==> flow/design.v <==
`timescale 1ns / 1ps
module debounce(pb_debounced, pb, clk);
    output pb_debounced;
    input pb;
    input clk;
    reg [3:0] DFF;
    always @(posedge clk) begin
        DFF[3:1] <= DFF[2:0];
        DFF[0] <= pb;
    end
    assign pb_debounced = (DFF == 4'b1111) ? 1'b1 : 1'b0;
endmodule
module button(clk, btn, rst_n);
    input clk;
    input btn;
    output reg rst_n;
    always @(posedge clk) begin
        rst_n <= ~btn;
    end
endmodule
module one_pulse(clk, signal, op);
    input clk;
    input signal;
    output reg op;
    reg delay;
    always @(posedge clk) begin
        if (signal == 1'b1 && delay == 1'b0)
            op <= 1'b1;
        else
            op <= 1'b0;
        delay <= signal;
    end
endmodule
`timescale 1ns / 1ps
module clock_divider(
    input clk,
    input rst_n,
    input [31:0] num,
    output reg clk_div
    );
    reg [31:0] count;
    wire enough;
    assign enough = count >= num - 32'd1;
    always @(posedge clk) begin
        if (~rst_n || !enough) begin
            clk_div <= 1'b0;
        end else begin            
            clk_div <= 1'b1;
        end
        if (~rst_n || enough) begin
            count <= 32'd0;
        end else begin            
            count <= count + 32'd1;
        end
    end
endmodule
`timescale 1ns / 1ps
module pulse_wave_gen(
    input clk,
    input rst,
    input sample_tick,
    input [15:0]wave_length,  
    input [6:0]amplitude,
    input [5:0] duty,
    output [7:0]out
    );
    wire [15:0] high_length;
    wire [15:0] low_length;
    assign high_length = (wave_length * duty) >> 6;
    assign low_length = wave_length - high_length;
    wire state_transition;
    reg state;
    reg [15:0]sample_count;
    parameter up = 1'b0;
    parameter down = 1'b1;
    always @(posedge clk) begin
        if (state_transition || ~rst) begin
            sample_count <= 16'd0;
        end else begin
            if (sample_tick) 
                sample_count <= sample_count + 16'd1;
            else
                sample_count <= sample_count;
        end
        if (~rst) begin
            state <= up;
        end else begin
            if (state_transition)
                state <= ~state;
            else
                state <= state;
        end
    end
    assign state_transition = (sample_count >= high_length && state == up) || (sample_count >= low_length && state == down);
    assign out = (state == down)? (8'd127 - amplitude) : (8'd127 + amplitude);
endmodule
`timescale 1ns / 1ps
module triangle_wave_gen(
    input clk,
    input rst,
    input sample_tick,
    input [15:0]wave_length,  
    input [6:0]amplitude,
    output [7:0]out
    );
    wire [15:0] first_half_length;
    wire [15:0] second_half_length;
    assign first_half_length = wave_length >> 1;
    assign second_half_length = wave_length - first_half_length;
    wire state_transition;
    reg state;
    reg [15:0]sample_count;
    parameter up = 1'b0;
    parameter down = 1'b1;
    always @(posedge clk) begin
        if (state_transition || ~rst) begin
            sample_count <= 16'd0;
        end else begin
            if (sample_tick) 
                sample_count <= sample_count + 16'd1;
            else
                sample_count <= sample_count;
        end
        if (~rst) begin
            state <= up;
        end else begin
            if (state_transition)
                state <= ~state;
            else
                state <= state;
        end
    end
    assign state_transition = (sample_count >= first_half_length && state == up) || (sample_count >= second_half_length && state == down);
    assign out = (state == up)? (sample_count * amplitude * 2 / first_half_length) + (8'd127 - amplitude) : ((second_half_length - sample_count)* amplitude * 2 / second_half_length) + (8'd127 - amplitude);
endmodule
`timescale 1ns / 1ps
module AD_envelope_gen(
    input clk,
    input rst,
    input sample_tick,
    input [15:0]attack_time,
    input [15:0]decay_time,
    input [6:0] amplitude,
    input note_pressed,
    output [7:0]envelope
    );
    wire note_start;
    one_pulse op1(clk, note_pressed, note_start);
    wire state_transition;
    reg [15:0] sample_count;
    reg [1:0] state;
    wire [1:0] next_state;
    parameter attack = 2'd0;
    parameter decay = 2'd1;
    parameter idle = 2'd2;
    assign state_transition = (sample_count >= attack_time && state == attack) || (sample_count >= decay_time && state == decay) || note_start;
    assign next_state = note_start ? attack : (state + 2'd1);
    always @(posedge clk) begin
        if (~rst) begin
            state <= idle;
        end else begin
            if (state_transition)
                state <= next_state;
            else
                state <= state;
        end
        if (~rst || state_transition) begin
            sample_count <= 16'd0;
        end else begin
            if (sample_tick) begin
                sample_count <= sample_count + 16'd1;
            end else begin
                sample_count <= sample_count;
            end
        end
    end
    reg [11:0] ve;
    always @(posedge clk) begin
        if (~rst) begin
            ve <= 8'd0;
        end else begin
            if (sample_tick) begin
                if (state == attack)
                    ve <= amplitude * sample_count / attack_time;
                else if (state == decay)
                    ve <= amplitude * (decay_time - sample_count) / decay_time;
                else
                    ve <= 8'd0;
            end else begin
                ve <= ve;
            end
        end
    end
    assign envelope = ve > 8'd255 ? 8'd255 : ve[7:0];
endmodule
`timescale 1ns / 1ps
module noise_gen(
    input clk,
    input rst,
    input clk_div,
    input [6:0] amplitude,
    output [7:0] out
    );
    reg [7:0] noise;
    always @(posedge clk) begin
        if (~rst) begin
            noise <= 8'd27;
        end else begin
            if (clk_div) begin
                noise[7] <= noise[6];
                noise[6] <= noise[5];
                noise[5] <= noise[4];
                noise[4] <= noise[3];
                noise[3] <= noise[2];
                noise[2] <= noise[1];
                noise[1] <= noise[0];
                noise[0] <= noise[3] ^ noise[7];
            end else begin
                noise <= noise;
            end
        end
    end
    assign out = ((noise * amplitude) / 16'd127) + 8'd127 - amplitude;
endmodule
`timescale 1ns / 1ps
module mixer(
    input clk,
    input rst,
    input sample_tick,
    input [7:0] in0,
    input [7:0] in1,
    input [7:0] in2,
    input [7:0] in3,
    output reg [7:0] out
    );
    reg [9:0] mixed_value;
    wire [7:0] next_value;
    wire [9:0] sum;
    assign sum = ((in0 + in1) + (in2 + in3));
    always @(posedge clk) begin
        if (~rst) begin
            mixed_value <= 10'd0;
            out <= 8'd127;
        end else begin
            mixed_value <= (sum > 10'd381)? sum - 10'd381 : 10'd0;
            out <= sample_tick ? next_value : out;
        end
    end
    assign next_value = (mixed_value > 10'd255)? 8'd255 : mixed_value[7:0];    
endmodule
`timescale 1ns / 1ps
module PWM_gen (
    input clk,
    input rst,
    input [7:0] duty,
    output reg PWM
);
reg [7:0] count;
always @(posedge clk) begin
    if (~rst) begin
        count <= 8'd0;
        PWM <= 1'b0;
    end else begin
        count <= count + 8'd1;
        if(count < duty)
            PWM <= 1'b1;
        else
            PWM <= 1'b0;
    end
end
endmodule
`timescale 1ns / 1ps
module synth_top(
    input clk,
    input rst,
    input btnL,
    input [15:0] sw,
    output [3:0] led,
	output pmod_1,	 
	output pmod_2,	 
	output pmod_4	 
    );
    wire trigger_noise;
    debounce dn(trigger_noise, btnL, clk);
    assign led = sw[3:0];
    assign pmod_2 = 1'd1;	 
    assign pmod_4 = 1'd1;	 
    wire sample_tick;
    wire noise_tick;
    wire rst_n;
    button br(clk, rst, rst_n);
    clock_divider cd(
        clk,
        rst_n,
        16'd1024,
        sample_tick
    );
    clock_divider cdn(
        clk,
        rst_n,
        {16'd0, 16'b1110_1110_0110_0001},
        noise_tick
    );
    wire wnotecd, wnotecd2;
    clock_divider cdnote(
        clk,
        rst_n,
        32'd250_000,
        wnotecd
    );
    clock_divider cdnote2(
        clk,
        rst_n,
        32'd125_000,
        wnotecd2
    );
    reg [15:0] pulse1_wave_len;
    reg [15:0] pulse2_wave_len;
    reg [15:0] tri_wave_len;
    parameter [0:31] score_amp1 = 32'b1111_1111_1111_1111_0000_0000_0000_0000;
    parameter [0:31] score_amp2 = 32'b1000_0010_1000_0000_0000_0000_0000_0000;
    reg [4:0] score_ptr;
    always @(posedge clk) begin
        if (score_ptr == 5'd0) begin
            pulse2_wave_len <= 16'd148;
        end else begin
            pulse2_wave_len <= 16'd187;
        end
        if (~rst_n) begin
            tri_wave_len <= 16'd1493;
        end else begin
            if (wnotecd) begin
                if (tri_wave_len == 16'd747) begin
                    tri_wave_len <= 16'd1493;
                end else begin
                    tri_wave_len <= 16'd747;
                end
            end else begin
                tri_wave_len <= tri_wave_len;
            end
        end
        if (~rst_n) begin
            pulse1_wave_len <= 16'd373;
        end else begin
            if (wnotecd2) begin
                if (pulse1_wave_len == 16'd373) begin
                    pulse1_wave_len <= 16'd333;
                end else if (pulse1_wave_len == 16'd333) begin
                    pulse1_wave_len <= 16'd296;
                end else if (pulse1_wave_len == 16'd296) begin
                    pulse1_wave_len <= 16'd249;
                end else begin
                    pulse1_wave_len <= 16'd373;
                end
            end else begin
                pulse1_wave_len <= pulse1_wave_len;
            end
        end
        if (~rst_n) begin
            score_ptr <= 5'd0;
        end else begin
            if (wnotecd2) begin
                score_ptr <= score_ptr + 5'd1;
            end else begin
                score_ptr <= score_ptr;
            end
        end
    end
    wire [7:0] pulse1_out;
    wire [7:0] pulse2_out;
    wire [7:0] triangle_out;
    wire [7:0] noise_out;
    wire [7:0] mixer_out;
    pulse_wave_gen pwg1(
        .clk(clk),
        .rst(rst_n),
        .sample_tick(sample_tick),
        .wave_length(pulse1_wave_len),  
        .amplitude(7'd7 * score_amp1[score_ptr]),
        .duty(31),
        .out(pulse1_out)
    );
    pulse_wave_gen pwg2(
        .clk(clk),
        .rst(rst_n),
        .sample_tick(sample_tick),
        .wave_length(pulse2_wave_len),  
        .amplitude(7'd15 * score_amp2[score_ptr]),
        .duty(8),
        .out(pulse2_out)
    );
    triangle_wave_gen twg(
        .clk(clk),
        .rst(rst_n),
        .sample_tick(sample_tick),
        .wave_length(tri_wave_len),  
        .amplitude(127),
        .out(triangle_out)
    );
    wire [7:0] noise_envelope;
    AD_envelope_gen noise_ad(
    .clk(clk),
    .rst(rst_n),
    .sample_tick(sample_tick),
    .attack_time(200),
    .decay_time(5000),
    .amplitude(127),
    .note_pressed(trigger_noise),
    .envelope(noise_envelope)
    );
    noise_gen ng(
        .clk(clk),
        .rst(rst_n),
        .clk_div(noise_tick),
        .amplitude(noise_envelope),
        .out(noise_out)
    );
    reg [7:0] pulse1;
    reg [7:0] pulse2;
    reg [7:0] triangle;
    reg [7:0] noise;
    always @(posedge clk) begin
        if (sw[3])
            pulse1 <= pulse1_out;
        else
            pulse1 <= 8'd127;
        if (sw[2])
            pulse2 <= pulse2_out;
        else
            pulse2 <= 8'd127;
        if (sw[1])
            triangle <= triangle_out;
        else
            triangle <= 8'd127;
        if (sw[0])
            noise <= noise_out;
        else
            noise <= 8'd127;
    end
    mixer mx(
        .clk(clk),
        .rst(rst_n),
        .sample_tick(sample_tick),
        .in0(pulse1),
        .in1(pulse2),
        .in2(triangle),
        .in3(noise),
        .out(mixer_out)
    );
    PWM_gen audio_out(
        .clk(clk),
        .rst(rst_n),
        .duty(mixer_out),
        .PWM(pmod_1)
    );
endmodule
Reports on synth_top --
The steps from the RTL of synth_top to its reports follow in flow order. Lines are those of the file above, counted from 1. Operators: Yosys type, input widths -> output width; for muxes data width and select width s. Cell names lack the library's common part. Not given: -
Set-up: top module synth_top, clock clk, standard-cell library sky130hd, library corner tt_025C_1v80

Word-level counts --
Source: Yosys, flattened and elaborated, memories not mapped. Widths are those after wreduce. Registers that Yosys merges into a memory's read port (data or address) are not register bits. Print and check cells do not count. Equal cells are merged and count once.
Storage and ports: flip-flop bits (word level) 332, word-level cells 165
Cells by class: add/subtract/negate cells 27, multipliers 8, divide/modulo/power cells 5, order comparisons 16, equal/unequal tests 6, shift operators 2, muxes and demuxes 20, bitwise logic cells 7, reductions and logical operators 33
Operators with widths (count):
- $div 32x16->32 | 1
- $div 32x15->32 | 1
- $mul 32x7->31 const B | 1
- $mul 7x16->16 const A | 2
- $div 16x13->16 const B | 1
- $mul 16x7->23 const B | 1
- $div 16x8->16 const B | 1
- $add 32x1->32 const B | 4
- $div 16x7->16 const B | 1
- $mul 8x7->15 | 1
- $mul 16x5->16 const B | 1
- $add 16x1->16 const B | 4
- $shiftx 32x6->1 const A | 2
- $ge 16x16->1 | 3
- $eq 16x9->1 const B | 3
- $ge 32x10->1 const B | 1
- $ge 32x16->1 const B | 1
- $ge 32x17->1 const B | 1
- $ge 32x18->1 const B | 1
- $mux 8 | 4
- $mux 9 | 3
- $mux 12 | 2
- $add 8x8->9 | 2
- $logic_or 1x1->1 | 17
- $sub 16x16->17 | 1
- $sub 13x16->16 const A | 1
- $sub 16x10->16 | 1
- $ge 16x10->1 | 1
Not listed: further kinds 39, cells in them 61.

Longest topological paths --
Depth = most cells in a row (Yosys ltp): at word level without a register or memory, in the mapped netlist without a sequential cell, where the memories' decode and read muxes count.
Logic depth: depth after elaboration 6, ABC_AREA 0, depth in mapped cells 502, depth with buffers taken out 467

After synthesis --
The flow's flattened synthesis, as Yosys stat reports it; memories are mapped. The netlist is that of the ABC_AREA named above (0 if unset); the other value can give another one. Totals and module areas in this step are rounded.
Mapped netlist: cells in the netlist 6403, synthesis area 51100 sq um, sequential part of the area 5826 sq um, flip-flop cells 291
Cells by type (count):
- ha_1 | 783
- dfxtp_1 | 291
- fa_1 | 240
- xnor2_1 | 309
- o21a_1 | 266
- nand2_1 | 529
- a21oi_1 | 385
- nor2_1 | 479
- inv_1 | 475
- nor3_1 | 296
- xor2_1 | 166
- o21ai_0 | 236
- o31ai_1 | 147
- mux2_2 | 86
- a21o_1 | 127
- nand3_1 | 123
- mux2i_1 | 60
- nor2b_1 | 89
Not listed: further types 110, cells in them 1316. By module: a second synthesis without flattening, with its own total; a netlist apart from the flattened one above.
Second synthesis, totals: cell total of the unflattened synthesis 9683, area (unflattened synthesis) 75220 sq um
Each row is one instance without its submodules.
Modules:
- triangle_wave_gen | instances 1, cells 4647, area 33730 sq um
- AD_envelope_gen | instances 1, cells 1855, area 14350 sq um
- clock_divider | instances 4, cells 316, area 2688 sq um
- pulse_wave_gen | instances 2, cells 488, area 4103 sq um
- noise_gen | instances 1, cells 537, area 4264 sq um
- mixer | instances 1, cells 193, area 1658 sq um
- synth_top | instances 1, cells 145, area 1594 sq um
- PWM_gen | instances 1, cells 56, area 499.2 sq um
- debounce | instances 1, cells 5, area 88.8 sq um
- one_pulse | instances 1, cells 3, area 53.8 sq um
- button | instances 1, cells 2, area 23.8 sq um

Timing after synthesis --
Source: OpenSTA report_checks on the synthesized netlist (no wires, ideal clock, input and output delay 20% of the period each), path of least setup slack; recovery checks are left aside. Register names are those of the netlist, which keeps one name where synthesis merged equal registers.
Timing post-synthesis: path kind flip-flop to flip-flop, start point reg twg.state, end point reg triangle[0], period 100.0 ns, launch time at the first pin 0.000 ns, arrival time 100.120 ns, data required time 99.853 ns, setup slack -0.267 ns, delay of the path 100.267 ns, stages 471, buffers on the path 49, synthesis period reached 100.267 ns
"delay of the path" = arrival - input delay + setup time. "stages" counts driving pins, that of a launching flip-flop among them; a cell with two outputs on the path counts twice. "synthesis period reached" = period - worst setup slack (recovery checks aside). The figure is calculated, with input and output delays left at 20% of the set period. At most two assigning lines are given for a register; there are more.
Between the ends, post-synthesis: cells stage by stage dfxtp_1 buf_2 clkbuf_1 clkbuf_1 clkbuf_1 buf_1 buf_1 clkbuf_1 mux2i_1 ha_1 o21a_1 o21ai_0 or3_1 o211ai_1 ha_1 o211ai_1 a31oi_1 o21a_1 [435 not listed] a21oi_1 nor2b_1 o21ai_0 nand2b_1 a21oi_1 nor2b_1 o21ai_0 nand2b_1 a21oi_1 nor2b_1 o21ai_0 nand2b_1 a211oi_1 nand4_1 nor2_1 nand3_1 a2111oi_0 o2111ai_1, elaborated cells between the ends (all ways) 1
Ends and longest elaborated chain, post-synthesis:
- from (decl) | RTL line 111 | reg state;
- from (assign) | RTL line 125 | state <= up;
- from (assign) | RTL line 128 | state <= ~state;
- to (assign) | RTL line 432 | triangle <= triangle_out;
- to (assign) | RTL line 434 | triangle <= 8'd127;
- to (decl) | RTL line 420 | reg [7:0] triangle;
No chain of elaborated cells between the ends is given.

Timing after layout --
Path of least setup slack in the final report of record 1 (OpenROAD, finished layout, wires in). Where an end is a register, its clock arrival counts in the times.
Timing after layout: path kind flip-flop to flip-flop, start point reg tri_wave_len[9], end point reg triangle[0], period 129.0 ns, launch time at the first pin 0.60 ns, arrival time 121.52 ns, data required time 129.44 ns, setup slack 7.91 ns, stages 456, buffers on the path 9
Between the ends stands the longest chain of elaborated cells between them, by number of cells; it is not shown to be the way that was timed. Of several equally long chains one is given. Each line given opens the expression or statement behind the cell; cells for indexed reads and writes are added by Yosys, which also makes memories of some case tables. At most two assigning lines are given for a register; there are more.
Between the ends, after layout: cells stage by stage dfxtp_1 inv_1 ha_1 fa_1 a211oi_1 o21ai_0 o311ai_0 nand2_1 inv_1 ha_1 and3_1 nor2_1 a21oi_1 ha_1 o21a_1 o21ai_0 nor3_1 a21o_1 [420 not listed] a21oi_1 nor2b_1 o21ai_0 nand2b_1 a21oi_1 nor2b_1 o21ai_0 nand2b_1 a21oi_1 nor2b_1 o21ai_0 nand2b_1 a211oi_1 nand4_1 nor2_1 nand3_1 a2111oi_0 o2111ai_1, cells in the longest elaborated chain 5, elaborated cells between the ends (all ways) 6
Ends and longest elaborated chain, after layout:
- from (decl) | RTL line 319 | reg [15:0] tri_wave_len;
- from (assign) | RTL line 330 | tri_wave_len <= 16'd1493;
- from (assign) | RTL line 339 | tri_wave_len <= tri_wave_len;
- $sub 16x15->16 | RTL line 109 | assign second_half_length = wave_length - first_half_length;
- $sub 16x16->17 | RTL line 134 | assign out = (state == up)? (sample_count * amplitude * 2 / first_half_length) + (8'd127 - amplitude) : ((seco ...
- $mul 32x7->31 | RTL line 134
- $div 32x16->32 | RTL line 134
- $mux 8 | RTL line 134
- to (assign) | RTL line 432 | triangle <= triangle_out;
- to (assign) | RTL line 434 | triangle <= 8'd127;
- to (decl) | RTL line 420 | reg [7:0] triangle;

Subject: synth_top on sky130hd, stored results

Hello all,

Record of 6 stored runs of the RTL-to-layout flow on synth_top, platform sky130hd. The runs are unordered. Constraints: input delay and output delay 20% of the set period each, output load 0.01 pF.
"critical setup path time" means the part of the period allowed to the worst setup path (the constraints hold back 20% at inputs and 20% at outputs) less its slack; where the path has registers, the arrival times of their clocks count too.
Measured values are rounded.

* Record 1 | settings: ABC_AREA 0; CELL_PAD_IN_SITES_DETAIL_PLACEMENT 2; CORE_UTILIZATION 33; CTS_CLUSTER_DIAMETER 73; MIN_ROUTING_LAYER met1; SLEW_MARGIN 10; TNS_END_PERCENT 95; period_ns 129.0; CAP_MARGIN 20; CORE_MARGIN 2 | results: standard-cell area after routing 55020 sq um; critical setup path time 121.09 ns; critical path type flip-flop to flip-flop; chip area after synthesis (Yosys) 51100 sq um; overall die area 158000 sq um; worst hold slack after layout 0.349 ns; worst slack on setup checks 7.912 ns
* Record 2 | settings: CORE_UTILIZATION 70; period_ns 95.5; CAP_MARGIN 20; CORE_MARGIN 2; SLEW_MARGIN 20 | results: standard-cell area after routing 55740 sq um; critical setup path time 90.17 ns; critical path type flip-flop to flip-flop; chip area after synthesis (Yosys) 51100 sq um; overall die area 75170 sq um; worst hold slack after layout 0.351 ns; worst slack on setup checks 5.330 ns
* Record 3 | settings: ABC_AREA 1; CORE_ASPECT_RATIO 0.89; CORE_MARGIN 10; CORE_UTILIZATION 36; MAX_ROUTING_LAYER met5; SETUP_SLACK_MARGIN 5.0; SLEW_MARGIN 20; period_ns 100.0; CAP_MARGIN 20 | results: standard-cell area after routing 58210 sq um; critical setup path time 85.64 ns; critical path type flip-flop to flip-flop; chip area after synthesis (Yosys) 53340 sq um; overall die area 164000 sq um; worst hold slack after layout 0.352 ns; worst slack on setup checks 14.36 ns
* Record 4 | settings: ABC_AREA 0; CAP_MARGIN 15; CORE_ASPECT_RATIO 0.66; CORE_MARGIN 5; CORE_UTILIZATION 51; MAX_ROUTING_LAYER met4; MIN_ROUTING_LAYER met1; PLACE_DENSITY_LB_ADDON 0.14; SETUP_SLACK_MARGIN -0.66; SLEW_MARGIN 40; TNS_END_PERCENT 15; period_ns 82.9 | results: standard-cell area after routing 65920 sq um; critical setup path time 89.87 ns; critical path type flip-flop to flip-flop; chip area after synthesis (Yosys) 51100 sq um; overall die area 106800 sq um; worst hold slack after layout 0.343 ns; worst slack on setup checks -6.973 ns
* Record 5 | settings: ABC_AREA 0; CORE_UTILIZATION 56; CTS_CLUSTER_SIZE 35; MAX_ROUTING_LAYER met5; PLACE_DENSITY_LB_ADDON 0.23; SLEW_MARGIN 0; period_ns 56.4; CAP_MARGIN 20; CORE_MARGIN 2 | results: standard-cell area after routing 71620 sq um; critical setup path time 86.87 ns; critical path type flip-flop to flip-flop; chip area after synthesis (Yosys) 51100 sq um; overall die area 93680 sq um; worst hold slack after layout 0.351 ns; worst slack on setup checks -30.47 ns
* Record 6 | settings: ABC_AREA 1; CORE_ASPECT_RATIO 0.89; CORE_MARGIN 10; CORE_UTILIZATION 53; GPL_TIMING_DRIVEN 0; MAX_ROUTING_LAYER met5; SETUP_SLACK_MARGIN 5.0; SLEW_MARGIN 20; TNS_END_PERCENT 95; period_ns 100.0; CAP_MARGIN 20 | results: standard-cell area after routing 58490 sq um; critical setup path time 87.11 ns; critical path type flip-flop to flip-flop; chip area after synthesis (Yosys) 53340 sq um; overall die area 113700 sq um; worst hold slack after layout 0.354 ns; worst slack on setup checks 12.89 ns

Thanks
